==> flow/design.v <==
module FAdd(
    input rst,
    input clk,
    input  [31:0]               a,
    input  [31:0]               b,
    output reg [31:0]           c,
    output reg [2:0]           state
);
    parameter NAN = 32'b01111111100000000000000000000001;  
    parameter ZERO = 32'b0;  
    wire a_s = a[31];
    wire b_s = b[31];
    wire [7:0] a_e = a[30:23];
    wire [7:0] b_e = b[30:23];
    wire [22:0] a_m = a[22:0];
    wire [22:0] b_m = b[22:0];
    wire a_e_max = a_e == 8'b11111111;
    wire b_e_max = b_e == 8'b11111111;
    wire a_e_min = a_e == 8'b0;
    wire b_e_min = b_e == 8'b0;
    wire a_m_min = a_m == 23'b0;
    wire b_m_min = b_m == 23'b0;
    wire a_inf = a_e_max & a_m_min;
    wire b_inf = b_e_max & b_m_min;
    wire a_nan = a_e_max & ~a_m_min;
    wire b_nan = b_e_max & ~b_m_min;
    wire a_zero = a_e_min & a_m_min;
    wire b_zero = b_e_min & b_m_min;
    wire a_denorm = a_e_min & ~a_m_min;
    wire b_denorm = b_e_min & ~b_m_min;
    wire inverse = (a_s ^ b_s) & (a_e == b_e) & (a_m == b_m);
    wire special_case = a_nan | b_nan | a_inf | b_inf | a_zero | b_zero | inverse;
    wire [31:0] special_output = (a_nan | b_nan) ? NAN :
    a_inf ? ((b_inf & (a_s ^ b_s)) ? NAN : a) :
    b_inf ? b :
    a_zero ? ((b_zero & (a_s ^ b_s) ? ZERO : b)) :
    b_zero ? a :
    inverse ? ZERO : 32'hffffffff;
    reg a_sign;
    reg b_sign;
    reg [26:0] a_add;
    reg [26:0] b_add;
    reg [7:0] a_exp;
    reg [7:0] b_exp;
    parameter READ = 3'd0,
    ALIGN = 3'd1,
    ADD = 3'd2,
    NORM = 3'd3,
    DENORM = 3'd4,
    ROUND = 3'd5,
    PACK = 3'd6,
    OUTPUT = 3'd7;
    reg c_sign;
    reg[27:0] c_add;
    reg[7:0] c_exp;
always @(posedge clk) begin
if (!rst) begin
    state <= READ;
end
else begin
case (state)
READ: begin
    a_sign <= a_s;
    b_sign <= b_s;
    a_add <= {~a_denorm, a_m, 3'b0};
    b_add <= {~b_denorm, b_m, 3'b0};
    a_exp <= a_denorm ? 8'b1 : a_e;
    b_exp <= b_denorm ? 8'b1 : b_e;
    c <= special_output;
    state <= special_case ? OUTPUT : ALIGN;
end
ALIGN: begin
    if (a_exp > b_exp) begin
        b_exp <= b_exp + 1;
        b_add <= b_add >> 1;
        b_add[0] <= b_add[0] | b_add[1];  
    end else if (a_exp < b_exp) begin
        a_exp <= a_exp + 1;
        a_add <= a_add >> 1;
        a_add[0] <= a_add[0] | a_add[1];
    end else begin
        state <= ADD;
    end
end
ADD: begin
    c_exp <= a_exp;
    if (a_sign == b_sign) begin
        c_add <= a_add + b_add;
        c_sign <= a_sign;
    end else if (a_add > b_add) begin
        c_add <= a_add - b_add;
        c_sign <= a_sign;
    end else begin
        c_add <= b_add - a_add;
        c_sign <= b_sign;
    end
    state <= NORM;
end
NORM: begin
    if (c_add[27]) begin  
        c_exp <= c_exp + 1;
        c_add <= c_add >> 1;
        c_add[0] <= c_add[0] | c_add[1];
    end else if (~c_add[26] & c_exp != 8'b0) begin  
        c_exp <= c_exp - 1;
        c_add <= c_add << 1;
    end else begin
        state <= DENORM;
    end
end
DENORM: begin
    if (c_exp == 8'b0) begin  
        c_exp <= c_exp + 1;
        c_add <= c_add >> 1;
        c_add[0] <= c_add[0] | c_add[1];
    end
    state <= ROUND;
end
ROUND: begin
    if (c_add[2] & (c_add[1] | c_add[0] | c_add[3])) begin
        c_add <= c_add + 4'b1000;
    end
    state <= PACK;
end
PACK: begin
    c[31] <= c_sign;
    c[22:0] <= c_add[25:3];
    if (c_exp == 8'b11111111) begin  
        c[30:0] <= {8'b11111111, 23'b0};
    end else if (c_add[27]) begin  
        c[30:23] <= c_exp + 1;
    end else if (~c_add[26]) begin  
        c[30:23] <= c_exp - 1;
    end else begin
        c[30:23] <= c_exp;
    end
    state <= OUTPUT;
end
OUTPUT: begin
end
endcase
end
end
endmodule
# Step by step through the tools: FAdd
# Tool output for the design above before and after an edit, in the order of the flow.
# "orig" refers to lines of the RTL above, "edited" to lines of the edited file.
# "diff": "edited" minus "orig" as printed here. "rel_change_pct": 100 x difference / "orig".
# Cell names lack the library's common part.
# The mark -- stands for no value.
[design] top="FAdd" clock_port="clk" lib="sky130hd" pvt_corner="tt_025C_1v80"

# Edit of the RTL
# Unified diff, file above to edited file.
# This change comes from a script, not from a designer. The edited design behaves differently; no optimisation was intended.
# begin of diff
@@ -76,5 +76,5 @@
         b_add[0] <= b_add[0] | b_add[1];  
     end else if (a_exp < b_exp) begin
-        a_exp <= a_exp + 1;
+        a_exp <= a_exp ^ 1;
         a_add <= a_add >> 1;
         a_add[0] <= a_add[0] | a_add[1];
# end of diff

# Word-level counts
# Counts by Yosys on the flattened word-level netlist (proc, flatten, opt, wreduce; memories kept). Register bits leave out memories and registers merged into their read ports (data or address). Print and check cells are left out. Cells with the same type and inputs are merged into one.
[word_totals] element="memories" orig=0 edited=0 diff=0
[word_totals] element="ff_bits" orig=144 edited=144 diff=0 rel_change_pct=0.00
[word_totals] element="output_inout_bits" orig=35 edited=35 diff=0 rel_change_pct=0.00
[word_totals] element="mem_bits_rw" orig=0 edited=0 diff=0
[word_totals] element="latch_bits" orig=0 edited=0 diff=0
[word_totals] element="inputBits" orig=66 edited=66 diff=0 rel_change_pct=0.00
[word_totals] element="wordCells" orig=153 edited=156 diff=3 rel_change_pct=1.96
[word_totals] element="clocked_rd_ports_x_width" orig=0 edited=0 diff=0
[word_totals] element="mem_bits_ro" orig=0 edited=0 diff=0
[op_classes] element="n_eq" orig=21 edited=21 diff=0 rel_change_pct=0.00
[op_classes] element="logic" orig=30 edited=32 diff=2 rel_change_pct=6.67
[op_classes] element="compare" orig=3 edited=3 diff=0 rel_change_pct=0.00
[op_classes] element="muxes" orig=58 edited=58 diff=0 rel_change_pct=0.00
[op_classes] element="shifts" orig=0 edited=0 diff=0
[op_classes] element="n_addsub" orig=8 edited=7 diff=-1 rel_change_pct=-12.50
[op_classes] element="n_div" orig=0 edited=0 diff=0
[op_classes] element="n_reduce_logical" orig=21 edited=22 diff=1 rel_change_pct=4.76
[op_classes] element="mul" orig=0 edited=0 diff=0
[ops] operator="2-to-1 mux 1 bit" orig=11 edited=13 diff=2 rel_change_pct=18.18
[ops] operator="2-to-1 mux 8 bit" orig=11 edited=9 diff=-2 rel_change_pct=-18.18
[ops] operator="NOT 1 bit" orig=5 edited=7 diff=2 rel_change_pct=40.00
[ops] operator="adder 8 x 1 -> 8 bit with constant B" orig=3 edited=2 diff=-1 rel_change_pct=-33.33
[ops] operator="AND reduction 3 bit" orig=1 edited=2 diff=1 rel_change_pct=100.00
[ops] operator="bitwise AND 1 bit" orig=14 edited=14 diff=0 rel_change_pct=0.00
[ops] operator="OR 1 bit" orig=10 edited=10 diff=0 rel_change_pct=0.00
[ops] operator="2-to-1 mux 32 bit" orig=8 edited=8 diff=0 rel_change_pct=0.00
[ops] operator="!= test 2 bit with constant B" orig=8 edited=8 diff=0 rel_change_pct=0.00
[ops] operator="2-to-1 mux 27 bit" orig=6 edited=6 diff=0 rel_change_pct=0.00
[ops] operator="2-to-1 mux 3 bit" orig=5 edited=5 diff=0 rel_change_pct=0.00
[ops] operator="== test 3 bit with constant B" orig=3 edited=3 diff=0 rel_change_pct=0.00
[ops] operator="== test 8 bit with constant B" orig=3 edited=3 diff=0 rel_change_pct=0.00
[ops] operator="logical NOT 8 bit" orig=3 edited=3 diff=0 rel_change_pct=0.00
[ops] operator="2-to-1 mux 26 bit" orig=3 edited=3 diff=0 rel_change_pct=0.00
[ops] operator="case mux 1 bit (select 2 bit)" orig=3 edited=3 diff=0 rel_change_pct=0.00
[ops] operator="case mux 8 bit (select 2 bit)" orig=3 edited=3 diff=0 rel_change_pct=0.00
[ops] operator="AND reduction 2 bit" orig=3 edited=3 diff=0 rel_change_pct=0.00
[ops] operator="AND reduction 4 bit" orig=3 edited=3 diff=0 rel_change_pct=0.00
[ops] operator="== test 3 x 2 -> 1 bit with constant B" orig=2 edited=2 diff=0 rel_change_pct=0.00
[ops] operator="logical NOT 23 bit" orig=2 edited=2 diff=0 rel_change_pct=0.00
[ops] operator="case mux 26 bit (select 2 bit)" orig=2 edited=2 diff=0 rel_change_pct=0.00
[ops] operator="AND reduction 5 bit" orig=2 edited=2 diff=0 rel_change_pct=0.00
[ops] operator="nonzero test 2 bit" orig=2 edited=2 diff=0 rel_change_pct=0.00
[ops] operator="subtractor 27 x 27 -> 28 bit" orig=2 edited=2 diff=0 rel_change_pct=0.00
[ops] operator="adder 27 x 27 -> 28 bit" orig=1 edited=1 diff=0 rel_change_pct=0.00
[ops] operator="adder 28 x 4 -> 28 bit with constant B" orig=1 edited=1 diff=0 rel_change_pct=0.00
[ops] operator="== test 1 bit" orig=1 edited=1 diff=0 rel_change_pct=0.00
# The list need not be complete.

# Depth
# Yosys ltp: most cells in a row. Word level: on the elaborated netlist, between registers, memories and ports. Mapped: between sequential cells and ports; inverters and the memories' decode and read muxes count.
[logic_depth] element="word_depth" orig=11 edited=11 diff=0 rel_change_pct=0.00
[logic_depth] element="ABC_AREA" orig="0" edited="0"
[logic_depth] element="depth_mapped" orig=15 edited=14 diff=-1 rel_change_pct=-6.67
[logic_depth] element="ltp_nobuf" orig=12 edited=13 diff=1 rel_change_pct=8.33

# Mapped cells and area
# Yosys stat after the flow's synthesis: flattened, memories mapped to cells. It holds for the ABC_AREA given above (unset counts as 0); a run with the other value may have another netlist.
[by_type] cell="nor2_1" orig=124 edited=150 diff=26 rel_change_pct=20.97
[by_type] cell="o21ai_0" orig=131 edited=148 diff=17 rel_change_pct=12.98
[by_type] cell="xnor2_1" orig=35 edited=50 diff=15 rel_change_pct=42.86
[by_type] cell="xor2_1" orig=57 edited=44 diff=-13 rel_change_pct=-22.81
[by_type] cell="nor2b_1" orig=11 edited=24 diff=13 rel_change_pct=118.18
[by_type] cell="buf_2" orig=6 edited=17 diff=11 rel_change_pct=183.33
[by_type] cell="nand3_1" orig=46 edited=36 diff=-10 rel_change_pct=-21.74
[by_type] cell="o21bai_1" orig=17 edited=7 diff=-10 rel_change_pct=-58.82
[by_type] cell="clkbuf_1" orig=75 edited=66 diff=-9 rel_change_pct=-12.00
[by_type] cell="a21o_1" orig=26 edited=17 diff=-9 rel_change_pct=-34.62
[by_type] cell="nor3_1" orig=37 edited=30 diff=-7 rel_change_pct=-18.92
[by_type] cell="a22o_1" orig=29 edited=22 diff=-7 rel_change_pct=-24.14
[by_type] cell="mux2i_1" orig=18 edited=11 diff=-7 rel_change_pct=-38.89
[by_type] cell="o21ai_1" orig=16 edited=9 diff=-7 rel_change_pct=-43.75
[by_type] cell="o22ai_1" orig=0 edited=7 diff=7
[by_type] cell="nand2_1" orig=170 edited=164 diff=-6 rel_change_pct=-3.53
[by_type] cell="a31oi_1" orig=13 edited=19 diff=6 rel_change_pct=46.15
[by_type] cell="or3_1" orig=13 edited=7 diff=-6 rel_change_pct=-46.15
# The list need not be complete.
[synth_totals] element="flip_flops" orig=144 edited=144 diff=0 rel_change_pct=0.00
[synth_totals] element="sequential_area_um2" orig=4294.1 edited=4294.1 diff=0.0 rel_change_pct=0.00
[synth_totals] element="n_buf" orig=92 edited=91 diff=-1 rel_change_pct=-1.09
[synth_totals] element="yosys_area_um2" orig=13037.5 edited=12759.7 diff=-277.8 rel_change_pct=-2.13
[synth_totals] element="cells" orig=1542 edited=1523 diff=-19 rel_change_pct=-1.23

# Timing after synthesis
# Path of least setup slack by OpenSTA after synthesis, without wires, with an ideal clock, recovery checks aside; 20% of the period is set as input and as output delay. Where synthesis merged equal registers, the netlist keeps one of their names.
[synth_path] element="path_type" orig="input -> register" edited="input -> register"
[synth_path] element="start" orig="input rst" edited="input rst"
[synth_path] element="end" orig="register c[0]" edited="register a_add[0]"
[synth_path] element="required_time_ps" orig=9539 edited=9434 diff=-105 rel_change_pct=-1.10
[synth_path] element="period_ps" orig=10000 edited=10000 diff=0 rel_change_pct=0.00
[synth_path] element="driving_pins" orig=2 edited=2 diff=0 rel_change_pct=0.00
[synth_path] element="launch_ps" orig=2000 edited=2000 diff=0 rel_change_pct=0.00
[synth_path] element="path_delay_ps" orig=2744 edited=5079 diff=2335 rel_change_pct=85.09
[synth_path] element="setup_time_ps" orig=461 edited=566 diff=105
[synth_path] element="path_buffers" orig=0 edited=0 diff=0
[synth_path] element="t_arrival_ps" orig=4283 edited=6513 diff=2230 rel_change_pct=52.07
[synth_path] element="setup_slack_ps" orig=5256 edited=2921 diff=-2335
[synth_path] element="period_less_setup_slack_ps" orig=4744 edited=7079 diff=2335 rel_change_pct=49.22
# "path_delay_ps" = arrival - input delay + setup time.
# "driving_pins" counts driving pins, that of a launching flip-flop among them; a cell with two outputs on the path counts twice.
# "period_less_setup_slack_ps" is the clock period less the worst setup slack; recovery checks do not enter. This is arithmetic on one report: input and output delays are still those of the set period (20% each).
# The rows between start and end are the longest chain of elaborated cells between them; the timing report does not say that the signal goes this way. Where chains are equally long, one stands for them.
# A line is the first line of the expression or statement that the cell stems from. Yosys adds cells for indexed reads and writes and turns some case tables into memories.
# A register here has more assigning lines than the two given.
[synth_via_orig] cell_sequence="nand2b_1 > nor3_1" elab_chain_len=1 cone_cells=1 lines_between=0 cone_classes="1 x reduce/logical"
[synth_lines_orig] element="start, declared" line=2 source="input rst,"
[synth_lines_orig] element="AND reduction 2 bit"
[synth_lines_orig] element="end, assigned" line=69 source="c <= special_output;"
[synth_lines_orig] element="end, assigned" line=127 source="c[22:0] <= c_add[25:3];"
[synth_lines_orig] element="end, declared" line=6 source="output reg [31:0]           c,"
[synth_via_edited] cell_sequence="inv_1 > a2111oi_0" elab_chain_len=1 cone_cells=1 lines_between=0 cone_classes="1 x reduce/logical"
[synth_lines_edited] element="start, declared" line=2 source="input rst,"
[synth_lines_edited] element="AND reduction 4 bit"
[synth_lines_edited] element="end, assigned" line=65 source="a_add <= {~a_denorm, a_m, 3'b0};"
[synth_lines_edited] element="end, assigned" line=79 source="a_add <= a_add >> 1;"
[synth_lines_edited] element="end, declared" line=41 source="reg [26:0] a_add;"

# Path in the finished layout
# Path of least setup slack in the final report of each run of set A (OpenROAD, finished layout, wires in). Where an end is a register, its clock arrival counts in the times.
# The report prints the path's times to 10 ps; the period is as set.
[layout_path] element="path_type" orig="input -> register" edited="input -> register"
[layout_path] element="start" orig="input b[17]" edited="input b[22]"
[layout_path] element="end" orig="register c[5]" edited="register c[4]"
[layout_path] element="period_ps" orig=10000 edited=10000 diff=0 rel_change_pct=0.00
[layout_path] element="path_buffers" orig=1 edited=2 diff=1 rel_change_pct=100.00
[layout_path] element="setup_time_ps" orig=130 edited=240 diff=110
[layout_path] element="required_time_ps" orig=10330 edited=10200 diff=-130 rel_change_pct=-1.26
[layout_path] element="setup_slack_ps" orig=4730 edited=5010 diff=280
[layout_path] element="driving_pins" orig=8 edited=10 diff=2 rel_change_pct=25.00
[layout_path] element="t_arrival_ps" orig=5600 edited=5190 diff=-410 rel_change_pct=-7.32
[layout_path] element="launch_ps" orig=2000 edited=2000 diff=0 rel_change_pct=0.00
# The rows between start and end are the longest chain of elaborated cells between them; the timing report does not say that the signal goes this way. Where chains are equally long, one stands for them.
# A register here has more assigning lines than the two given.
[layout_via_orig] cell_sequence="clkdlybuf4s50_1 > nor4_1 > nand4_1 > or3_2 > a221oi_2 > nor2_2 > o21ai_0 > a22o_1" elab_chain_len=9 cone_cells=19 cone_classes="1 x eq/ne; 9 x mux; 8 x logic; 1 x reduce/logical"
[layout_lines_orig] element="start, declared" line=5 source="input  [31:0]               b,"
[layout_lines_orig] element="== test 23 bit" line=31 source="wire inverse = (a_s ^ b_s) & (a_e == b_e) & (a_m == b_m);"
[layout_lines_orig] element="bitwise AND 1 bit" line=31
[layout_lines_orig] element="2-to-1 mux 32 bit" line=38 source="inverse ? ZERO : 32'hffffffff;"
[layout_lines_orig] element="2-to-1 mux 32 bit" line=37 source="b_zero ? a :"
[layout_lines_orig] element="2-to-1 mux 32 bit" line=36 source="a_zero ? ((b_zero & (a_s ^ b_s) ? ZERO : b)) :"
[layout_lines_orig] element="2-to-1 mux 32 bit" line=35 source="b_inf ? b :"
[layout_lines_orig] element="2-to-1 mux 32 bit" line=34 source="a_inf ? ((b_inf & (a_s ^ b_s)) ? NAN : a) :"
[layout_lines_orig] element="2-to-1 mux 32 bit" line=33 source="wire [31:0] special_output = (a_nan | b_nan) ? NAN :"
[layout_lines_orig] element="case mux 23 bit (select 2 bit)" line=61 source="case (state)"
[layout_lines_orig] element="end, assigned" line=69 source="c <= special_output;"
[layout_lines_orig] element="end, assigned" line=127 source="c[22:0] <= c_add[25:3];"
[layout_lines_orig] element="end, declared" line=6 source="output reg [31:0]           c,"
[layout_via_edited] cell_sequence="clkdlybuf4s50_1 > xor2_1 > nor4_1 > nand4_1 > nor4_1 > a21boi_1 > a21oi_1 > buf_4 > o21ai_0 > a22o_1" elab_chain_len=9 cone_cells=19 cone_classes="1 x eq/ne; 9 x mux; 8 x logic; 1 x reduce/logical"
[layout_lines_edited] element="start, declared" line=5 source="input  [31:0]               b,"
[layout_lines_edited] element="== test 23 bit" line=31 source="wire inverse = (a_s ^ b_s) & (a_e == b_e) & (a_m == b_m);"
[layout_lines_edited] element="bitwise AND 1 bit" line=31
[layout_lines_edited] element="2-to-1 mux 32 bit" line=38 source="inverse ? ZERO : 32'hffffffff;"
[layout_lines_edited] element="2-to-1 mux 32 bit" line=37 source="b_zero ? a :"
[layout_lines_edited] element="2-to-1 mux 32 bit" line=36 source="a_zero ? ((b_zero & (a_s ^ b_s) ? ZERO : b)) :"
[layout_lines_edited] element="2-to-1 mux 32 bit" line=35 source="b_inf ? b :"
[layout_lines_edited] element="2-to-1 mux 32 bit" line=34 source="a_inf ? ((b_inf & (a_s ^ b_s)) ? NAN : a) :"
[layout_lines_edited] element="2-to-1 mux 32 bit" line=33 source="wire [31:0] special_output = (a_nan | b_nan) ? NAN :"
[layout_lines_edited] element="case mux 23 bit (select 2 bit)" line=61 source="case (state)"
[layout_lines_edited] element="end, assigned" line=69 source="c <= special_output;"
[layout_lines_edited] element="end, assigned" line=127 source="c[22:0] <= c_add[25:3];"
[layout_lines_edited] element="end, declared" line=6 source="output reg [31:0]           c,"

# Layout results
# Both versions went through the flow (Yosys, OpenROAD) with the same settings in each pair. Constraints: input delay and output delay 20% of the set period each, output load 0.01 pF.
[settings_set_A] CORE_UTILIZATION=40 period_ns=10.0 CAP_MARGIN=20 CORE_MARGIN=2 SLEW_MARGIN=20
[results_set_A] element="achievedPeriod_ps" orig=5267 edited=4995 diff=-272 rel_change_pct=-5.16
[results_set_A] element="layout_utilization_pct" orig=46.3 edited=46.7 diff=0.4
[results_set_A] element="fin_hold_ws_ps" orig=596 edited=624 diff=28
[results_set_A] element="final_setup_tns_ps" orig=0 edited=0 diff=0
[results_set_A] element="synth_chip_area_um2" orig=13037.5 edited=12759.7 diff=-277.8 rel_change_pct=-2.13
[results_set_A] element="final_setup_ws_ps" orig=4733 edited=5005 diff=272
[results_set_A] element="die_area_um2" orig=34053.2 edited=33344.6 diff=-708.6 rel_change_pct=-2.08
[settings_set_B] ABC_AREA=0 CAP_MARGIN=20 CELL_PAD_IN_SITES_GLOBAL_PLACEMENT=0 CORE_ASPECT_RATIO=1.91 CORE_MARGIN=4 CORE_UTILIZATION=46 GPL_TIMING_DRIVEN=0 MAX_ROUTING_LAYER="met5" MIN_ROUTING_LAYER="met1" PLACE_DENSITY_LB_ADDON=0.04 SETUP_SLACK_MARGIN=-0.43 TNS_END_PERCENT=50 period_ns=5.99 SLEW_MARGIN=20
[results_set_B] element="achievedPeriod_ps" orig=5176 edited=4641 diff=-535 rel_change_pct=-10.34
[results_set_B] element="layout_utilization_pct" orig=54.2 edited=54.0 diff=-0.2
[results_set_B] element="fin_hold_ws_ps" orig=651 edited=625 diff=-26
[results_set_B] element="final_setup_tns_ps" orig=0 edited=0 diff=0
[results_set_B] element="synth_chip_area_um2" orig=13037.5 edited=12759.7 diff=-277.8 rel_change_pct=-2.13
[results_set_B] element="final_setup_ws_ps" orig=814 edited=1349 diff=535
[results_set_B] element="die_area_um2" orig=31241.9 edited=30607.9 diff=-634.0 rel_change_pct=-2.03
# By "achievedPeriod_ps" is meant the clock period of the run minus its worst setup slack. This is arithmetic on one report: input and output delays are still those of the set period (20% each).
